==> flow/design.v <==
module ALU(
  input         clock,
                reset,
                io_flush_valid,
                io_FU_input_valid,
  input  [6:0]  io_FU_input_bits_decoded_instruction_PRD,
  input         io_FU_input_bits_decoded_instruction_RD_valid,
  input  [20:0] io_FU_input_bits_decoded_instruction_IMM,
  input  [2:0]  io_FU_input_bits_decoded_instruction_FUNCT3,
  input  [1:0]  io_FU_input_bits_decoded_instruction_packet_index,
  input  [5:0]  io_FU_input_bits_decoded_instruction_ROB_index,
  input  [3:0]  io_FU_input_bits_decoded_instruction_MOB_index,
  input  [4:0]  io_FU_input_bits_decoded_instruction_instructionType,
  input         io_FU_input_bits_decoded_instruction_needs_ALU,
                io_FU_input_bits_decoded_instruction_needs_branch_unit,
                io_FU_input_bits_decoded_instruction_SUBTRACT,
                io_FU_input_bits_decoded_instruction_MULTIPLY,
                io_FU_input_bits_decoded_instruction_FENCE,
                io_FU_input_bits_decoded_instruction_IS_IMM,
  input  [31:0] io_FU_input_bits_RS1_data,
                io_FU_input_bits_RS2_data,
                io_FU_input_bits_fetch_PC,
  output        io_FU_output_valid,
  output [6:0]  io_FU_output_bits_PRD,
  output [31:0] io_FU_output_bits_RD_data,
  output        io_FU_output_bits_RD_valid,
  output [31:0] io_FU_output_bits_fetch_PC,
  output [3:0]  io_FU_output_bits_MOB_index,
  output [5:0]  io_FU_output_bits_ROB_index,
  output [1:0]  io_FU_output_bits_fetch_packet_index
);
  wire [31:0] RS1_signed = io_FU_input_bits_RS1_data;
  wire [31:0] RS1_unsigned = io_FU_input_bits_RS1_data;
  wire [31:0] instruction_PC =
    io_FU_input_bits_fetch_PC
    + {28'h0, io_FU_input_bits_decoded_instruction_packet_index, 2'h0};
  reg  [31:0] arithmetic_result;
  wire [31:0] IMM_signed =
    {{19{io_FU_input_bits_decoded_instruction_IMM[12]}},
     io_FU_input_bits_decoded_instruction_IMM[12:0]};
  wire [31:0] operand2_unsigned =
    io_FU_input_bits_decoded_instruction_IS_IMM ? IMM_signed : io_FU_input_bits_RS2_data;
  wire [4:0]  shamt = operand2_unsigned[4:0];
  wire        _REMU_T = io_FU_input_bits_decoded_instruction_instructionType == 5'hC;
  wire        _SLTU_T_1 = io_FU_input_bits_decoded_instruction_instructionType == 5'h4;
  wire        _BEQ_T = io_FU_input_bits_decoded_instruction_FUNCT3 == 3'h0;
  wire        ADD =
    (_REMU_T | _SLTU_T_1) & _BEQ_T & ~io_FU_input_bits_decoded_instruction_MULTIPLY
    & ~io_FU_input_bits_decoded_instruction_SUBTRACT;
  wire        SUB =
    (_REMU_T | _SLTU_T_1) & _BEQ_T & ~io_FU_input_bits_decoded_instruction_MULTIPLY
    & io_FU_input_bits_decoded_instruction_SUBTRACT;
  wire        SLL =
    (_REMU_T | _SLTU_T_1) & io_FU_input_bits_decoded_instruction_FUNCT3 == 3'h1
    & ~io_FU_input_bits_decoded_instruction_MULTIPLY;
  wire        _BGE_T = io_FU_input_bits_decoded_instruction_FUNCT3 == 3'h5;
  wire        SRL =
    (_REMU_T | _SLTU_T_1) & _BGE_T & ~io_FU_input_bits_decoded_instruction_MULTIPLY
    & ~io_FU_input_bits_decoded_instruction_SUBTRACT;
  wire        SRA =
    (_REMU_T | _SLTU_T_1) & _BGE_T & ~io_FU_input_bits_decoded_instruction_MULTIPLY
    & io_FU_input_bits_decoded_instruction_SUBTRACT;
  wire        AUIPC =
    io_FU_input_bits_decoded_instruction_instructionType == 5'h5
    & ~io_FU_input_bits_decoded_instruction_MULTIPLY;
  wire        ALU_input_valid =
    io_FU_input_valid & io_FU_input_bits_decoded_instruction_needs_ALU;
  wire        branch_unit_input_valid =
    io_FU_input_valid & io_FU_input_bits_decoded_instruction_needs_branch_unit;
  wire        mult_unit_input_valid =
    io_FU_input_valid & io_FU_input_bits_decoded_instruction_MULTIPLY;
  reg         io_FU_output_valid_REG;
  wire [31:0] add_result = RS1_unsigned + operand2_unsigned;
  wire [31:0] sub_result = RS1_unsigned - operand2_unsigned;
  wire [31:0] _GEN = {27'h0, shamt};
  wire [31:0] sra_result = $signed($signed(RS1_signed) >>> _GEN);
  wire [62:0] _sll_result_T = {31'h0, RS1_unsigned} << shamt;
  reg  [31:0] io_FU_output_bits_fetch_PC_REG;
  reg  [1:0]  io_FU_output_bits_fetch_packet_index_REG;
  reg  [6:0]  io_FU_output_bits_PRD_REG;
  reg         io_FU_output_bits_RD_valid_REG;
  reg  [3:0]  io_FU_output_bits_MOB_index_REG;
  reg  [5:0]  io_FU_output_bits_ROB_index_REG;
  always @(posedge clock) begin
    if (reset)
      arithmetic_result <= 32'h0;
    else begin
      arithmetic_result <=
        ADD
          ? add_result
          : SUB
              ? sub_result
              : (_REMU_T | _SLTU_T_1)
                & io_FU_input_bits_decoded_instruction_FUNCT3 == 3'h4
                & ~io_FU_input_bits_decoded_instruction_MULTIPLY
                  ? RS1_unsigned ^ operand2_unsigned
                  : (_REMU_T | _SLTU_T_1)
                    & io_FU_input_bits_decoded_instruction_FUNCT3 == 3'h6
                    & ~io_FU_input_bits_decoded_instruction_MULTIPLY
                      ? RS1_unsigned | operand2_unsigned
                      : (_REMU_T | _SLTU_T_1)
                        & (&io_FU_input_bits_decoded_instruction_FUNCT3)
                        & ~io_FU_input_bits_decoded_instruction_MULTIPLY
                          ? RS1_unsigned & operand2_unsigned
                          : SLL
                              ? _sll_result_T[31:0]
                              : SRL
                                  ? RS1_unsigned >> _GEN
                                  : SRA
                                      ? sra_result
                                      : (_REMU_T | _SLTU_T_1)
                                        & io_FU_input_bits_decoded_instruction_FUNCT3 == 3'h2
                                        & ~io_FU_input_bits_decoded_instruction_MULTIPLY
                                          ? {31'h0,
                                             $signed(RS1_signed) < $signed(io_FU_input_bits_decoded_instruction_IS_IMM
                                                                             ? IMM_signed
                                                                             : io_FU_input_bits_RS2_data)}
                                          : (_REMU_T | _SLTU_T_1)
                                            & io_FU_input_bits_decoded_instruction_FUNCT3 == 3'h3
                                            & ~io_FU_input_bits_decoded_instruction_MULTIPLY
                                              ? {31'h0, RS1_unsigned < operand2_unsigned}
                                              : io_FU_input_bits_decoded_instruction_instructionType == 5'hD
                                                & ~io_FU_input_bits_decoded_instruction_MULTIPLY
                                                  ? {io_FU_input_bits_decoded_instruction_IMM[19:0],
                                                     12'h0}
                                                  : 32'h0;
    end
    io_FU_output_valid_REG <=
      ALU_input_valid & ~io_flush_valid | io_FU_input_bits_decoded_instruction_FENCE;
    io_FU_output_bits_fetch_PC_REG <= io_FU_input_bits_fetch_PC;
    io_FU_output_bits_fetch_packet_index_REG <=
      io_FU_input_bits_decoded_instruction_packet_index;
    io_FU_output_bits_PRD_REG <= io_FU_input_bits_decoded_instruction_PRD;
    io_FU_output_bits_RD_valid_REG <= io_FU_input_bits_decoded_instruction_RD_valid;
    io_FU_output_bits_MOB_index_REG <= io_FU_input_bits_decoded_instruction_MOB_index;
    io_FU_output_bits_ROB_index_REG <= io_FU_input_bits_decoded_instruction_ROB_index;
  end  
  assign io_FU_output_valid = io_FU_output_valid_REG & ~io_flush_valid;
  assign io_FU_output_bits_PRD = io_FU_output_bits_PRD_REG;
  assign io_FU_output_bits_RD_data = arithmetic_result;
  assign io_FU_output_bits_RD_valid = io_FU_output_bits_RD_valid_REG;
  assign io_FU_output_bits_fetch_PC = io_FU_output_bits_fetch_PC_REG;
  assign io_FU_output_bits_MOB_index = io_FU_output_bits_MOB_index_REG;
  assign io_FU_output_bits_ROB_index = io_FU_output_bits_ROB_index_REG;
  assign io_FU_output_bits_fetch_packet_index = io_FU_output_bits_fetch_packet_index_REG;
endmodule
# --- Step by step through the tools: ALU ---
# Each step is given for the RTL above and for the edited RTL.
# Lines under "orig" count in the file above, lines under "edited" in the edited file.
# "change": "edited" minus "orig" as printed here.
# Operators: Yosys type, input widths -> output width; for muxes data width and select width s.
# Library cell names are shortened.
inputs:
  top_module: "ALU"
  clock_port: "clock"
  library: "sky130hd"
  corner: "tt_025C_1v80"

# --- Diff ---
# Unified diff, file above to edited file.
# The edit is scripted: it alters the design's behaviour and was not made to optimise anything.
# begin of diff
@@ -74,5 +74,5 @@
   wire [31:0] sub_result = RS1_unsigned - operand2_unsigned;
   wire [31:0] _GEN = {27'h0, shamt};
-  wire [31:0] sra_result = $signed($signed(RS1_signed) >>> _GEN);
+  wire [31:0] sra_result = $signed($signed(RS1_signed) >> _GEN);
   wire [62:0] _sll_result_T = {31'h0, RS1_unsigned} << shamt;
   reg  [31:0] io_FU_output_bits_fetch_PC_REG;
# end of diff

# --- Word-level counts ---
# Yosys after proc, flatten, opt, wreduce and memory -nomap, before mapping. Enables and synchronous resets that opt folds into registers are not counted as muxes. Memory bits, and registers merged into a memory's read port (data or address), are not among the register bits. Print and check cells are not counted.
classes:
  columns: ["element", "orig", "edited", "change"]
  rows:
  - ["n_reduce_logical", 2, 2, 0]
  - ["compare", 2, 2, 0]
  - ["n_eq", 9, 9, 0]
  - ["shifts", 3, 3, 0]
  - ["mux", 12, 12, 0]
  - ["bitwise", 32, 32, 0]
  - ["addsub", 2, 2, 0]
op_table:
  columns: ["operator", "orig", "edited", "change"]
  rows:
  - ["$shr 32x5->32", 1, 2, 1]
  - ["$sshr 32x5->32", 1, 0, -1]
# Unchanged operator kinds not shown: 18.
bits:
  columns: ["element", "orig", "edited", "change"]
  rows:
  - ["elab_cells", 70, 70, 0]
  - ["regBits", 85, 85, 0]

# --- Logic depth ---
# Depth = most cells in a row (Yosys ltp): at word level without a register or memory, in the mapped netlist without a sequential cell, where the memories' decode and read muxes count.
logic_depth:
  columns: ["element", "orig", "edited", "change"]
  rows:
  - ["depth_word", 14, 14, 0]
  - ["abc_area", "0", "0", null]
  - ["depth_mapped", 19, 17, -2]

# --- After synthesis ---
# Source: synth_stat.txt of the flow (Yosys; design flattened, memories mapped). It holds for the ABC_AREA given above (unset counts as 0); a run with the other value may have another netlist.
by_type:
  columns: ["type", "orig", "edited", "change"]
  rows:
  - ["mux2i_1", 75, 145, 70]
  - ["nand2_1", 171, 115, -56]
  - ["mux4_2", 34, 3, -31]
  - ["nor2_1", 162, 138, -24]
  - ["o21ai_1", 25, 6, -19]
  - ["buf_2", 32, 15, -17]
  - ["a21oi_1", 142, 126, -16]
  - ["a211oi_1", 40, 26, -14]
  - ["a21o_1", 21, 9, -12]
  - ["a22oi_1", 17, 5, -12]
  - ["a221o_1", 4, 16, 12]
  - ["o21bai_1", 7, 17, 10]
  - ["nand2b_1", 13, 5, -8]
  - ["o21a_1", 7, 14, 7]
  - ["o31a_1", 1, 8, 7]
  - ["a31oi_1", 27, 21, -6]
  - ["o31ai_1", 9, 15, 6]
  - ["inv_1", 92, 97, 5]
# Unchanged cell types not shown: 15.
# The list need not be complete.
synth_totals:
  columns: ["element", "orig", "edited", "change"]
  rows:
  - ["area_mm2", 0.0111257, 0.0105076, -0.0006181]
  - ["ffs", 85, 85, 0]
  - ["seq_area_mm2", 0.0017016, 0.0017016, 0.0000000]
  - ["buffers", 108, 92, -16]
  - ["stdcells", 1513, 1411, -102]

# --- Worst setup path after synthesis ---
# OpenSTA on the mapped netlist: ideal clock, no wires. The path of least setup slack (recovery checks aside). Input and output delay are each 20% of the period. Register names are those of the netlist, which keeps one name where synthesis merged equal registers.
synth_path:
  columns: ["element", "orig", "edited", "change"]
  rows:
  - ["path_type", "input -> register", "input -> register", null]
  - ["start", "input port io_FU_input_bits_decoded_instruction_IS_IMM", "input port io_FU_input_bits_decoded_instruction_IS_IMM", null]
  - ["end", "register arithmetic_result[31]", "register arithmetic_result[28]", null]
  - ["tclk_ns", 6.0, 6.0, 0.0]
  - ["delay_ns", 3.839, 3.647, -0.192]
  - ["launch_ns", 1.200, 1.200, 0.000]
  - ["path_slack_ns", 0.961, 1.152, 0.191]
  - ["path_stages", 17, 15, -2]
  - ["arrival_ns", 4.952, 4.718, -0.234]
  - ["in_delay_ns", 1.200, 1.200, 0.000]
  - ["period_less_setup_slack_ns", 5.039, 4.848, -0.191]
# "delay_ns" = arrival - input delay + setup time.
# "path_stages": output pins that drive a net of the path, with the launching flip-flop's if there is one; two outputs of one cell count as two.
# "period_less_setup_slack_ns" = period - worst setup slack (recovery checks aside). The figure is calculated, with input and output delays left at 20% of the set period.
# The rows between start and end are the longest chain of elaborated cells between them; the timing report does not say that the signal goes this way. Where chains are equally long, one stands for them.
# Each line given opens the expression or statement behind the cell; cells for indexed reads and writes are added by Yosys, which also makes memories of some case tables.
synth_via_orig:
  cell_sequence: "buf_6 buf_2 mux2i_1 clkbuf_1 clkbuf_1 ha_1 buf_2 o21ai_0 o21a_1 or4_1 a21oi_1 o221ai_1 a31oi_1 nor3b_1 o21ai_0 a41o_1 o31ai_1"
synth_lines_orig:
  columns: ["element", "line_no", "text"]
  rows:
  - ["start: declaration", 19, "io_FU_input_bits_decoded_instruction_IS_IMM,"]
  - ["end: assignment", 86, "arithmetic_result <= 32'h0;"]
  - ["end: assignment", 88, "arithmetic_result <="]
  - ["end: declaration", 37, "reg  [31:0] arithmetic_result;"]
# orig: No chain of elaborated cells between the ends is given.
synth_via_edited:
  cell_sequence: "buf_6 mux2i_1 clkbuf_1 clkbuf_1 buf_1 ha_1 inv_1 o221ai_1 a221oi_1 o21ai_1 a211oi_1 nor2_1 o31a_1 a41oi_1 o211ai_1"
  elab_chain_cells: 10
synth_lines_edited:
  columns: ["element", "line_no", "text"]
  rows:
  - ["start: declaration", 19, "io_FU_input_bits_decoded_instruction_IS_IMM,"]
  - ["$mux 32", 42, "io_FU_input_bits_decoded_instruction_IS_IMM ? IMM_signed : io_FU_input_bits_RS2_data;"]
  - ["$shr 32x5->32", 76, "wire [31:0] sra_result = $signed($signed(RS1_signed) >> _GEN);"]
  - ["$mux 32", 109, ": SRA"]
  - ["$mux 32", 107, ": SRL"]
  - ["$mux 32", 105, ": SLL"]
  - ["$mux 32", 101, ": (_REMU_T | _SLTU_T_1)"]
  - ["$mux 32", 97, ": (_REMU_T | _SLTU_T_1)"]
  - ["$mux 32", 93, ": (_REMU_T | _SLTU_T_1)"]
  - ["$mux 32", 91, ": SUB"]
  - ["$mux 32", 89, "ADD"]
  - ["end: assignment", 86, "arithmetic_result <= 32'h0;"]
  - ["end: assignment", 88, "arithmetic_result <="]
  - ["end: declaration", 37, "reg  [31:0] arithmetic_result;"]

# --- Timing after layout ---
# Path of least setup slack in the final report of the runs of set A (OpenROAD, finished layout, wires in). Where an end is a register, its clock arrival counts in the times.
layout_path:
  columns: ["element", "orig", "edited", "change"]
  rows:
  - ["path_type", "input -> register", "input -> register", null]
  - ["start", "input port io_FU_input_bits_decoded_instruction_IS_IMM", "input port io_FU_input_bits_decoded_instruction_IS_IMM", null]
  - ["end", "register arithmetic_result[22]", "register arithmetic_result[27]", null]
  - ["arrival_ns", 5.71, 5.38, -0.33]
  - ["tclk_ns", 6.0, 6.0, 0.0]
  - ["path_stages", 17, 13, -4]
  - ["launch_ns", 1.20, 1.20, 0.00]
  - ["in_delay_ns", 1.20, 1.20, 0.00]
  - ["path_slack_ns", 0.59, 0.82, 0.23]
# The rows between start and end are the longest chain of elaborated cells between them; the timing report does not say that the signal goes this way. Where chains are equally long, one stands for them.
layout_via_orig:
  cell_sequence: "clkdlybuf4s50_1 buf_4 buf_4 mux2i_4 inv_4 fa_1 nor2_1 o311ai_1 a21oi_1 or3_1 a22oi_2 nand2_1 a21boi_0 o31a_1 nor3_1 a2111oi_0 buf_4"
  elab_chain_cells: 10
layout_lines_orig:
  columns: ["element", "line_no", "text"]
  rows:
  - ["start: declaration", 19, "io_FU_input_bits_decoded_instruction_IS_IMM,"]
  - ["$mux 32", 42, "io_FU_input_bits_decoded_instruction_IS_IMM ? IMM_signed : io_FU_input_bits_RS2_data;"]
  - ["$sshr 32x5->32", 76, "wire [31:0] sra_result = $signed($signed(RS1_signed) >>> _GEN);"]
  - ["$mux 32", 109, ": SRA"]
  - ["$mux 32", 107, ": SRL"]
  - ["$mux 32", 105, ": SLL"]
  - ["$mux 32", 101, ": (_REMU_T | _SLTU_T_1)"]
  - ["$mux 32", 97, ": (_REMU_T | _SLTU_T_1)"]
  - ["$mux 32", 93, ": (_REMU_T | _SLTU_T_1)"]
  - ["$mux 32", 91, ": SUB"]
  - ["$mux 32", 89, "ADD"]
  - ["end: assignment", 86, "arithmetic_result <= 32'h0;"]
  - ["end: assignment", 88, "arithmetic_result <="]
  - ["end: declaration", 37, "reg  [31:0] arithmetic_result;"]
layout_via_edited:
  cell_sequence: "clkdlybuf4s50_1 buf_4 inv_1 a21oi_1 ha_1 inv_1 o21a_1 o211ai_1 a211oi_1 a31oi_1 o31a_1 o31a_1 o41ai_1"
  elab_chain_cells: 10
layout_lines_edited:
  columns: ["element", "line_no", "text"]
  rows:
  - ["start: declaration", 19, "io_FU_input_bits_decoded_instruction_IS_IMM,"]
  - ["$mux 32", 42, "io_FU_input_bits_decoded_instruction_IS_IMM ? IMM_signed : io_FU_input_bits_RS2_data;"]
  - ["$shr 32x5->32", 76, "wire [31:0] sra_result = $signed($signed(RS1_signed) >> _GEN);"]
  - ["$mux 32", 109, ": SRA"]
  - ["$mux 32", 107, ": SRL"]
  - ["$mux 32", 105, ": SLL"]
  - ["$mux 32", 101, ": (_REMU_T | _SLTU_T_1)"]
  - ["$mux 32", 97, ": (_REMU_T | _SLTU_T_1)"]
  - ["$mux 32", 93, ": (_REMU_T | _SLTU_T_1)"]
  - ["$mux 32", 91, ": SUB"]
  - ["$mux 32", 89, "ADD"]
  - ["end: assignment", 86, "arithmetic_result <= 32'h0;"]
  - ["end: assignment", 88, "arithmetic_result <="]
  - ["end: declaration", 37, "reg  [31:0] arithmetic_result;"]

# --- Measured runs ---
# Runs of the flow (Yosys, OpenROAD) on both versions; the two runs of a pair have the same settings. The constraints put input and output delay at 20% of the set period each and load the outputs with 0.01 pF.
flow_settings_set_A:
  CORE_UTILIZATION: 40
  period_ns: 6.0
  CAP_MARGIN: 20
  CORE_MARGIN: 2
  SLEW_MARGIN: 20
results_set_A:
  columns: ["element", "orig", "edited", "change"]
  rows:
  - ["timing.setup.ws_ns", 0.594, 0.823, 0.229]
  - ["post_synth_area_mm2", 0.0111257, 0.0105076, -0.0006181]
  - ["design_die_area_mm2", 0.0291641, 0.0275809, -0.0015832]
  - ["total_negative_slack_ns", 0.000, 0.000, 0.000]
  - ["design_power_uw", 2413, 2285, -128]
  - ["layout_stdcell_area_mm2", 0.0144276, 0.0136356, -0.0007920]
flow_settings_set_B:
  CAP_MARGIN: 15
  CORE_ASPECT_RATIO: 0.74
  CORE_UTILIZATION: 42
  GPL_ROUTABILITY_DRIVEN: 1
  GPL_TIMING_DRIVEN: 0
  MAX_ROUTING_LAYER: "met4"
  PLACE_DENSITY: 0.91
  SETUP_SLACK_MARGIN: 0.67
  TNS_END_PERCENT: 5
  period_ns: 3.57
  CORE_MARGIN: 2
  SLEW_MARGIN: 20
results_set_B:
  columns: ["element", "orig", "edited", "change"]
  rows:
  - ["timing.setup.ws_ns", -0.333, -0.367, -0.034]
  - ["post_synth_area_mm2", 0.0111257, 0.0105076, -0.0006181]
  - ["design_die_area_mm2", 0.0278227, 0.026314, -0.0015087]
  - ["total_negative_slack_ns", -4.983, -4.406, 0.577]
  - ["design_power_uw", 4643, 4462, -181]
  - ["layout_stdcell_area_mm2", 0.0161805, 0.0152521, -0.0009284]
# "design_power_uw": no workload was simulated; the value follows from the tool's default switching activity.
